==> flow/design.v <==
module float_adder(
    input   clk,
    input   rst,
    input   [31:0]  x,
    input   [31:0]  y,
    output  reg [31:0]  z,
    output  reg [1:0]   overflow  
);
    reg [24:0] m_x, m_y, m_z;
    reg [27:0] m_x_ext, m_y_ext, m_z_ext;
    reg [7:0] e_x, e_y, e_z;
    reg [2:0] s_x, s_y, s_z;
    reg [2:0] state_now;
    parameter S_start = 3'b000;
    parameter S_align = 3'b001;
    parameter S_add = 3'b010;
    parameter S_normal = 3'b011;
    parameter S_overflow = 3'b100;
    parameter S_zerocheck = 3'b101;
    parameter S_IDLE = 3'b110;
    wire [5:0] shift_bit;
    FHB32 fhb32_x(
        .x({4'b0, m_z_ext}),
        .high_bit(shift_bit)
    );
    always @(posedge clk or negedge rst) begin
        if (!rst) begin
            state_now <= S_start;
        end
        else begin
            case(state_now)
                S_start: begin
                    if ((x[30:23] == 8'd255 && x[22:0] != 0) || (y[30:23] == 8'd255 && y[22:0] != 0))
                        state_now <= S_overflow;
                    else if ((x[30:23] == 8'd255 && x[22:0] == 0) || (y[30:23] == 8'd255 && y[22:0] == 0))
                        state_now <= S_overflow;
                    else
                        state_now <= S_zerocheck;
                end
                S_zerocheck: begin
                    if ((m_x[22:0] == 0 && e_x == 8'b0) || (m_y[22:0] == 0 && e_y == 8'b0))
                        state_now <= S_overflow;
                    else
                        state_now <= S_align;
                end
                S_align: state_now <= S_add;
                S_add: begin
                    if (s_x != s_y && m_x_ext == m_y_ext)
                        state_now <= S_overflow;
                    else
                        state_now <= S_normal;
                end
                S_normal: state_now <= S_overflow;
                default: state_now <= S_IDLE;
            endcase
        end
    end
    always @(posedge clk) begin
        case(state_now)
            S_start: begin
                e_x <= x[30:23];
                e_y <= y[30:23];
                m_x <= {2'b01, x[22:0]};  
                m_y <= {2'b01, y[22:0]};
                s_x <= {2'b0, x[31]};
                s_y <= {2'b0, y[31]};
                if ((x[30:23] == 8'd255 && x[22:0] != 0) || (y[30:23] == 8'd255 && y[22:0] != 0)) begin
                    overflow <= 2'b11;
                    s_z <= 3'd1;
                    e_z <= 8'd255;
                    m_z <= 25'h7fffff;
                end
                else if ((x[30:23] == 8'd255 && x[22:0] == 0) || (y[30:23] == 8'd255 && y[22:0] == 0)) begin
                    overflow <= 2'b11;
                    s_z <= {2'b0, x[31]};
                    e_z <= 8'd255;
                    if ((x[30:23] == 8'd255 && x[22:0] == 0) && (y[30:23] == 8'd255 && y[22:0] == 0) && x[31] != y[31]) begin
                        m_z <= 25'h7fffff;
                    end else begin
                        m_z <= 25'b0;
                    end
                end
                else begin
                    overflow <= 2'b00;
                end
            end
            S_zerocheck: begin
                if (m_x[22:0] == 0 && e_x == 8'b0) begin
                    s_z <= s_y;
                    e_z <= e_y;
                    m_z <= m_y;
                end
                else if (m_y[22:0] == 0 && e_y == 8'b0) begin
                    s_z <= s_x;
                    e_z <= e_x;
                    m_z <= m_x;
                end
            end
            S_align: begin
                if (e_x == e_y) begin
                    e_z <= e_x;
                    m_x_ext <= {m_x[23:0], 3'b0};
                    m_y_ext <= {m_y[23:0], 3'b0};
                end else if (e_x < e_y) begin
                    e_z <= e_y;
                    m_x_ext <= {m_x >> (e_y - e_x), 3'b0};
                    m_y_ext <= {m_y[23:0], 3'b0};
                end else begin
                    e_z <= e_x;
                    m_x_ext <= {m_x[23:0], 3'b0};
                    m_y_ext <= {m_y >> (e_x - e_y), 3'b0};
                end
            end
            S_add: begin
                if (s_x == s_y) begin
                    m_z_ext <= m_x_ext + m_y_ext;
                    s_z <= s_x;
                end else begin
                    if (m_x_ext < m_y_ext) begin
                        m_z_ext <= m_y_ext - m_x_ext;
                        s_z <= s_y;
                    end else if (m_x_ext > m_y_ext) begin
                        m_z_ext <= m_x_ext - m_y_ext;
                        s_z <= s_x;
                    end else begin
                        m_z <= 25'd0;
                        e_z <= 8'd0;
                        s_z <= 3'd0;
                    end
                end
            end
            S_normal: begin
                if (m_z_ext[27] == 1'b1) begin
                    if (e_z == 8'd254) begin
                        s_z <= s_x;
                        e_z <= 8'd255;
                        m_z <= 0;
                        overflow <= 2'b01;
                    end else begin
                        m_z <= {1'b0, m_z_ext[26:4]};
                        e_z <= e_z + 8'b1;
                    end
                end else begin
                    if (m_z_ext[26] == 1'b0 && e_z >= 1) begin
                        m_z <= (m_z_ext << (6'd26 - shift_bit)) >> 3;
                        e_z <= e_z + shift_bit - 6'd26;
                    end
                    else begin
                        m_z <= m_z_ext[27:3];
                    end
                end
            end
            S_overflow: begin
                z <= {s_z[0], e_z[7:0], m_z[22:0]};
            end
            default: ;
        endcase
    end
endmodule
module FHB32(
    input [31:0] x,
    output reg [5:0] high_bit
);
    integer i;
    always @(*) begin
        high_bit = 0;
        for (i = 0; i < 32; i = i + 1)
            if (x[i] == 1'b1) high_bit = i[5:0];
    end
endmodule
* From RTL to reports: float_adder
Tool output for the design above, in the order of the flow.
Line numbers count from 1 in the design file above.
Operators carry their Yosys type and port widths (W data, S select, Z words).
A cell with n/a has no value.
- Design top :: float_adder
- Clock port :: clk
- Library :: sky130hd
- Library corner :: tt_025C_1v80

* Elaborated design
Yosys after proc, flatten, opt, wreduce and memory -nomap, before mapping. Memory bits, and registers merged into a memory's read port (data or address), are not among the register bits. Print and check cells are not counted. Equal cells are merged and count once.
- Bits of input ports :: 66
- Output and inout port bits :: 34
- Word-level cells :: 172
- Flip-flop bits (word level) :: 217
- Add/subtract/negate cells :: 9
- $lt $le $gt $ge :: 4
- Reductions and logical operators :: 33
- Mux-type cells :: 79
- Shifts and indexed selects :: 3
- Bitwise gates (word level) :: 2
- Equality and inequality tests :: 21
** Operator list (count)
- $mux W23 :: 11
- $mux W6 :: 26
- $mux W26 :: 4
- $mux W8 :: 12
- $logic_not A23 Y1 :: 4
- $pmux W23 S4 :: 1
- $mux W28 :: 3
- $sub A28 B28 Y28 :: 2
- $shr A24 B8 Y25 :: 2
- $reduce_bool A23 Y1 :: 2
- $pmux W8 S5 :: 1
- $add A28 B28 Y28 :: 1
- $gt A28 B28 Y1 :: 1
- $lt A28 B28 Y1 :: 1
- $eq A28 B28 Y1 :: 1
- $shl A28 B6 Y26 :: 1
- $eq A8 B8 Y1 const B :: 3
- $sub A8 B8 Y8 :: 2
- $logic_not A8 Y1 :: 2
- $pmux W3 S5 :: 1
- $mux W1 :: 12
- $logic_and A1 B1 Y1 :: 10
- $ne A2 B2 Y1 const B :: 5
- $ne A3 B3 Y1 const B :: 3
- $add A8 B1 Y8 const B :: 1
- $ge A8 B1 Y1 const B :: 1
- $sub A8 B5 Y8 const B :: 1
- $add A8 B6 Y8 :: 1
Other operator kinds: 25; their cells: 36.

* Logic depth
Depth = most cells in a row (Yosys ltp): at word level without a register or memory, in the mapped netlist without a sequential cell, where the memories' decode and read muxes count.
- Depth in word-level cells :: 32
- ABC_AREA :: 0
- Mapped depth :: 20
- Gate-level depth less buffers :: 19

* Mapped cells and area
Yosys stat after the flow's synthesis: flattened, memories mapped to cells. It holds for the ABC_AREA given above (unset counts as 0); a run with the other value may have another netlist.
Totals and module areas in this step are rounded.
- Mapped area :: 17270 µm²
- Flip-flop cells :: 209
- Sequential part of the area :: 6247 µm²
- Buffer cells :: 125
- Cells in the netlist :: 1904
** Cell types
- sky130_fd_sc_hd__edfxtp_1 :: count 203, area in all 6.1E+03 µm²
- sky130_fd_sc_hd__ha_1 :: count 107, area in all 1.34E+03 µm²
- sky130_fd_sc_hd__a21oi_1 :: count 173, area in all 865.83 µm²
- sky130_fd_sc_hd__nor2_1 :: count 179, area in all 671.894 µm²
- sky130_fd_sc_hd__nand2_1 :: count 167, area in all 626.851 µm²
- sky130_fd_sc_hd__o21ai_0 :: count 113, area in all 565.542 µm²
- sky130_fd_sc_hd__mux4_2 :: count 22, area in all 495.475 µm²
- sky130_fd_sc_hd__mux2i_1 :: count 49, area in all 490.47 µm²
- sky130_fd_sc_hd__inv_1 :: count 125, area in all 469.2 µm²
- sky130_fd_sc_hd__mux2_2 :: count 36, area in all 405.389 µm²
- sky130_fd_sc_hd__clkbuf_1 :: count 94, area in all 352.838 µm²
- sky130_fd_sc_hd__a21o_1 :: count 36, area in all 270.259 µm²
- sky130_fd_sc_hd__nor4_1 :: count 41, area in all 256.496 µm²
- sky130_fd_sc_hd__xnor2_1 :: count 28, area in all 245.235 µm²
- sky130_fd_sc_hd__nor3_1 :: count 48, area in all 240.23 µm²
- sky130_fd_sc_hd__a211oi_1 :: count 27, area in all 202.694 µm²
- sky130_fd_sc_hd__o211ai_1 :: count 27, area in all 202.694 µm²
- sky130_fd_sc_hd__nand3_1 :: count 30, area in all 150.144 µm²
Other cell types: 74; their cells: 399.
By module: a second synthesis without flattening, with its own total; a netlist apart from the flattened one above.
- Cells (unflattened synthesis) :: 1831
- Area total of the unflattened synthesis :: 16780 µm²
Each row is one instance without its submodules.
** By module
- float_adder :: area 16420 µm², sequential area 6247 µm², cells 1769, instances 1
- FHB32 :: area 364.1 µm², sequential area 0.0 µm², cells 62, instances 1

* Worst setup path after synthesis
Source: OpenSTA report_checks on the synthesized netlist (no wires, ideal clock, input and output delay 20% of the period each), path of least setup slack; recovery checks are left aside. Register names are those of the netlist, which keeps one name where synthesis merged equal registers.
- Kind :: register -> register
- From :: reg m_y_ext[11]
- To :: reg e_z[0]
- Data arrival time :: 4.586 ns
- Library setup time :: 0.419 ns
- Period :: 5.0 ns
- Data required time :: 4.581 ns
- Slack :: -0.005 ns
- Path buffers :: 2
- Stages :: 12
- Delay of the path :: 5.005 ns
- Time at the first pin :: 0.000 ns
- Period reached after synthesis :: 5.005 ns
"delay of the path" is the arrival time less input delay plus setup time.
"stages" counts driving pins, that of a launching flip-flop among them; a cell with two outputs on the path counts twice.
"period reached after synthesis" = period - worst setup slack (recovery checks aside). The figure is calculated, with input and output delays left at 20% of the set period.
The rows between start and end are the longest chain of elaborated cells between them; the timing report does not say that the signal goes this way. Where chains are equally long, one stands for them.
Each line given opens the expression or statement behind the cell; cells for indexed reads and writes are added by Yosys, which also makes memories of some case tables.
At most two assigning lines are given for a register; there are more.
The path ends at the enable pin of a flip-flop; only ways to that pin are counted.
- Cell sequence :: sky130_fd_sc_hd__edfxtp_1 sky130_fd_sc_hd__ha_1 sky130_fd_sc_hd__clkbuf_1 sky130_fd_sc_hd__a211oi_1 sky130_fd_sc_hd__nor2b_1 sky130_fd_sc_hd__o31ai_1 sky130_fd_sc_hd__o211ai_1 sky130_fd_sc_hd__a31o_2 sky130_fd_sc_hd__nand2_1 sky130_fd_sc_hd__buf_2 sky130_fd_sc_hd__a31oi_1 sky130_fd_sc_hd__a2111oi_0
- Length of the longest elaborated chain :: 3
- Elaborated cells between the ends (all ways) :: 5
- RTL lines with such cells :: 2
- Classes of those cells :: compare: 2; eq/ne: 2; reduce/logical: 1
** Ends and longest elaborated chain, after synthesis
- start: declaration :: RTL line 10 : reg [27:0] m_x_ext, m_y_ext, m_z_ext;
- start: assignment :: RTL line 103 : m_y_ext <= {m_y[23:0], 3'b0};
- start: assignment :: RTL line 107 : m_y_ext <= {m_y[23:0], 3'b0};
- $gt A28 B28 Y1 :: RTL line 122 : end else if (m_x_ext > m_y_ext) begin
- $ne A2 B2 Y1
- $reduce_and A7 Y1
- end: assignment :: RTL line 105 : e_z <= e_y;
- end: assignment :: RTL line 109 : e_z <= e_x;
- end: declaration :: RTL line 11 : reg [7:0] e_x, e_y, e_z;

* Worst path after layout
From the final timing report of run 1: the path of least setup slack in the routed layout; clock arrival at registers is part of the times.
- Kind :: register -> register
- From :: reg m_z_ext[13]
- To :: reg m_z[12]
- Library setup time :: 0.28 ns
- Stages :: 12
- Time at the first pin :: 0.55 ns
- Path buffers :: 2
- Data arrival time :: 5.49 ns
- Slack :: 0.02 ns
- Period :: 5.24 ns
- Data required time :: 5.51 ns
The rows between start and end are the longest chain of elaborated cells between them; the timing report does not say that the signal goes this way. Where chains are equally long, one stands for them.
At most two assigning lines are given for a register; there are more.
- Cell sequence :: sky130_fd_sc_hd__edfxtp_1 sky130_fd_sc_hd__clkbuf_1 sky130_fd_sc_hd__o21ai_0 sky130_fd_sc_hd__o211a_1 sky130_fd_sc_hd__nor2_4 sky130_fd_sc_hd__clkbuf_4 sky130_fd_sc_hd__ha_1 sky130_fd_sc_hd__o21a_2 sky130_fd_sc_hd__xnor2_2 sky130_fd_sc_hd__a21oi_1 sky130_fd_sc_hd__a221oi_1 sky130_fd_sc_hd__o31ai_1
- Length of the longest elaborated chain :: 20
- Elaborated cells between the ends (all ways) :: 20
- RTL lines with such cells :: 5
- Classes of those cells :: add/sub: 1; shift: 1; mux: 18
** Ends and longest elaborated chain, after layout
- start: declaration :: RTL line 10 : reg [27:0] m_x_ext, m_y_ext, m_z_ext;
- start: assignment :: RTL line 116 : m_z_ext <= m_x_ext + m_y_ext;
- start: assignment :: RTL line 120 : m_z_ext <= m_y_ext - m_x_ext;
- $mux W6 x15 :: RTL line 168 : if (x[i] == 1'b1) high_bit = i[5:0];
- $sub A5 B6 Y6 :: RTL line 145 : m_z <= (m_z_ext << (6'd26 - shift_bit)) >> 3;
- $shl A28 B6 Y26 :: RTL line 145
- $mux W23 :: RTL line 144 : if (m_z_ext[26] == 1'b0 && e_z >= 1) begin
- $mux W23 :: RTL line 133 : if (m_z_ext[27] == 1'b1) begin
- $pmux W23 S4 :: RTL line 59 : case(state_now)
- end: assignment :: RTL line 91 : m_z <= m_y;
- end: assignment :: RTL line 96 : m_z <= m_x;

Subject: float_adder on sky130hd, stored results

Hello all,

Below are 5 stored runs of the flow (Yosys, OpenROAD; platform sky130hd) on float_adder, each with its settings and what was measured, unordered. Constraints: input delay and output delay 20% of the set period each, output load 0.01 pF.
"achieved period": clock period set for the run, less the worst setup slack. It is reckoned from that one timing run; input and output delays stay at 20% of the period that was set.
The measured numbers are rounded.

** Run 1
- Settings :: CELL_PAD_IN_SITES_DETAIL_PLACEMENT=2; CELL_PAD_IN_SITES_GLOBAL_PLACEMENT=0; CORE_ASPECT_RATIO=0.52; CORE_UTILIZATION=34; CTS_CLUSTER_SIZE=79; GPL_ROUTABILITY_DRIVEN=0; GPL_TIMING_DRIVEN=0; HOLD_SLACK_MARGIN=0.26; MAX_ROUTING_LAYER=met4; PLACE_DENSITY_LB_ADDON=0.22; TNS_END_PERCENT=65; period_ns=5.24; CAP_MARGIN=20; CORE_MARGIN=2; SLEW_MARGIN=20
- Die area :: 52700 µm²
- Achieved period :: 5.222 ns
- Post-route worst hold slack :: 0.420 ns
- Lowest setup slack :: 0.018 ns
- Standard-cell area after routing :: 19980 µm²
- Sum of negative setup slack :: 0.000 ns
- Cell area after synthesis :: 17270 µm²

** Run 2
- Settings :: CELL_PAD_IN_SITES_DETAIL_PLACEMENT=2; CELL_PAD_IN_SITES_GLOBAL_PLACEMENT=1; CORE_ASPECT_RATIO=1.77; CORE_UTILIZATION=18; CTS_CLUSTER_SIZE=74; GPL_ROUTABILITY_DRIVEN=0; GPL_TIMING_DRIVEN=1; HOLD_SLACK_MARGIN=0.18; MAX_ROUTING_LAYER=met4; MIN_ROUTING_LAYER=met2; PLACE_DENSITY=0.9; SETUP_SLACK_MARGIN=-0.24; TNS_END_PERCENT=25; period_ns=3.97; CAP_MARGIN=20; CORE_MARGIN=2; SLEW_MARGIN=20
- Outcome :: incomplete, routing halted on GRT-0232

** Run 3
- Settings :: CELL_PAD_IN_SITES_DETAIL_PLACEMENT=0; CELL_PAD_IN_SITES_GLOBAL_PLACEMENT=3; CORE_MARGIN=9; CORE_UTILIZATION=60; CTS_CLUSTER_SIZE=98; GPL_TIMING_DRIVEN=1; MAX_ROUTING_LAYER=met5; PLACE_DENSITY=0.44; TNS_END_PERCENT=35; period_ns=6.62; CAP_MARGIN=20; SLEW_MARGIN=20
- Outcome :: incomplete, placement halted on GPL-0301

** Run 4
- Settings :: CELL_PAD_IN_SITES_GLOBAL_PLACEMENT=2; CORE_UTILIZATION=33; CTS_CLUSTER_SIZE=74; GPL_TIMING_DRIVEN=1; MAX_ROUTING_LAYER=met5; MIN_ROUTING_LAYER=met1; PLACE_DENSITY_LB_ADDON=0.21; SETUP_SLACK_MARGIN=-0.03; TNS_END_PERCENT=25; period_ns=3.97; CAP_MARGIN=20; CORE_MARGIN=2; SLEW_MARGIN=20
- Die area :: 54170 µm²
- Achieved period :: 3.802 ns
- Post-route worst hold slack :: 0.419 ns
- Lowest setup slack :: 0.168 ns
- Standard-cell area after routing :: 20580 µm²
- Sum of negative setup slack :: 0.000 ns
- Cell area after synthesis :: 17270 µm²

** Run 5
- Settings :: CORE_ASPECT_RATIO=1.6; CORE_UTILIZATION=40; GPL_TIMING_DRIVEN=0; period_ns=5.0; CAP_MARGIN=20; CORE_MARGIN=2; SLEW_MARGIN=20
- Die area :: 44890 µm²
- Achieved period :: 4.799 ns
- Post-route worst hold slack :: 0.418 ns
- Lowest setup slack :: 0.201 ns
- Standard-cell area after routing :: 19780 µm²
- Sum of negative setup slack :: 0.000 ns
- Cell area after synthesis :: 17270 µm²

Thanks
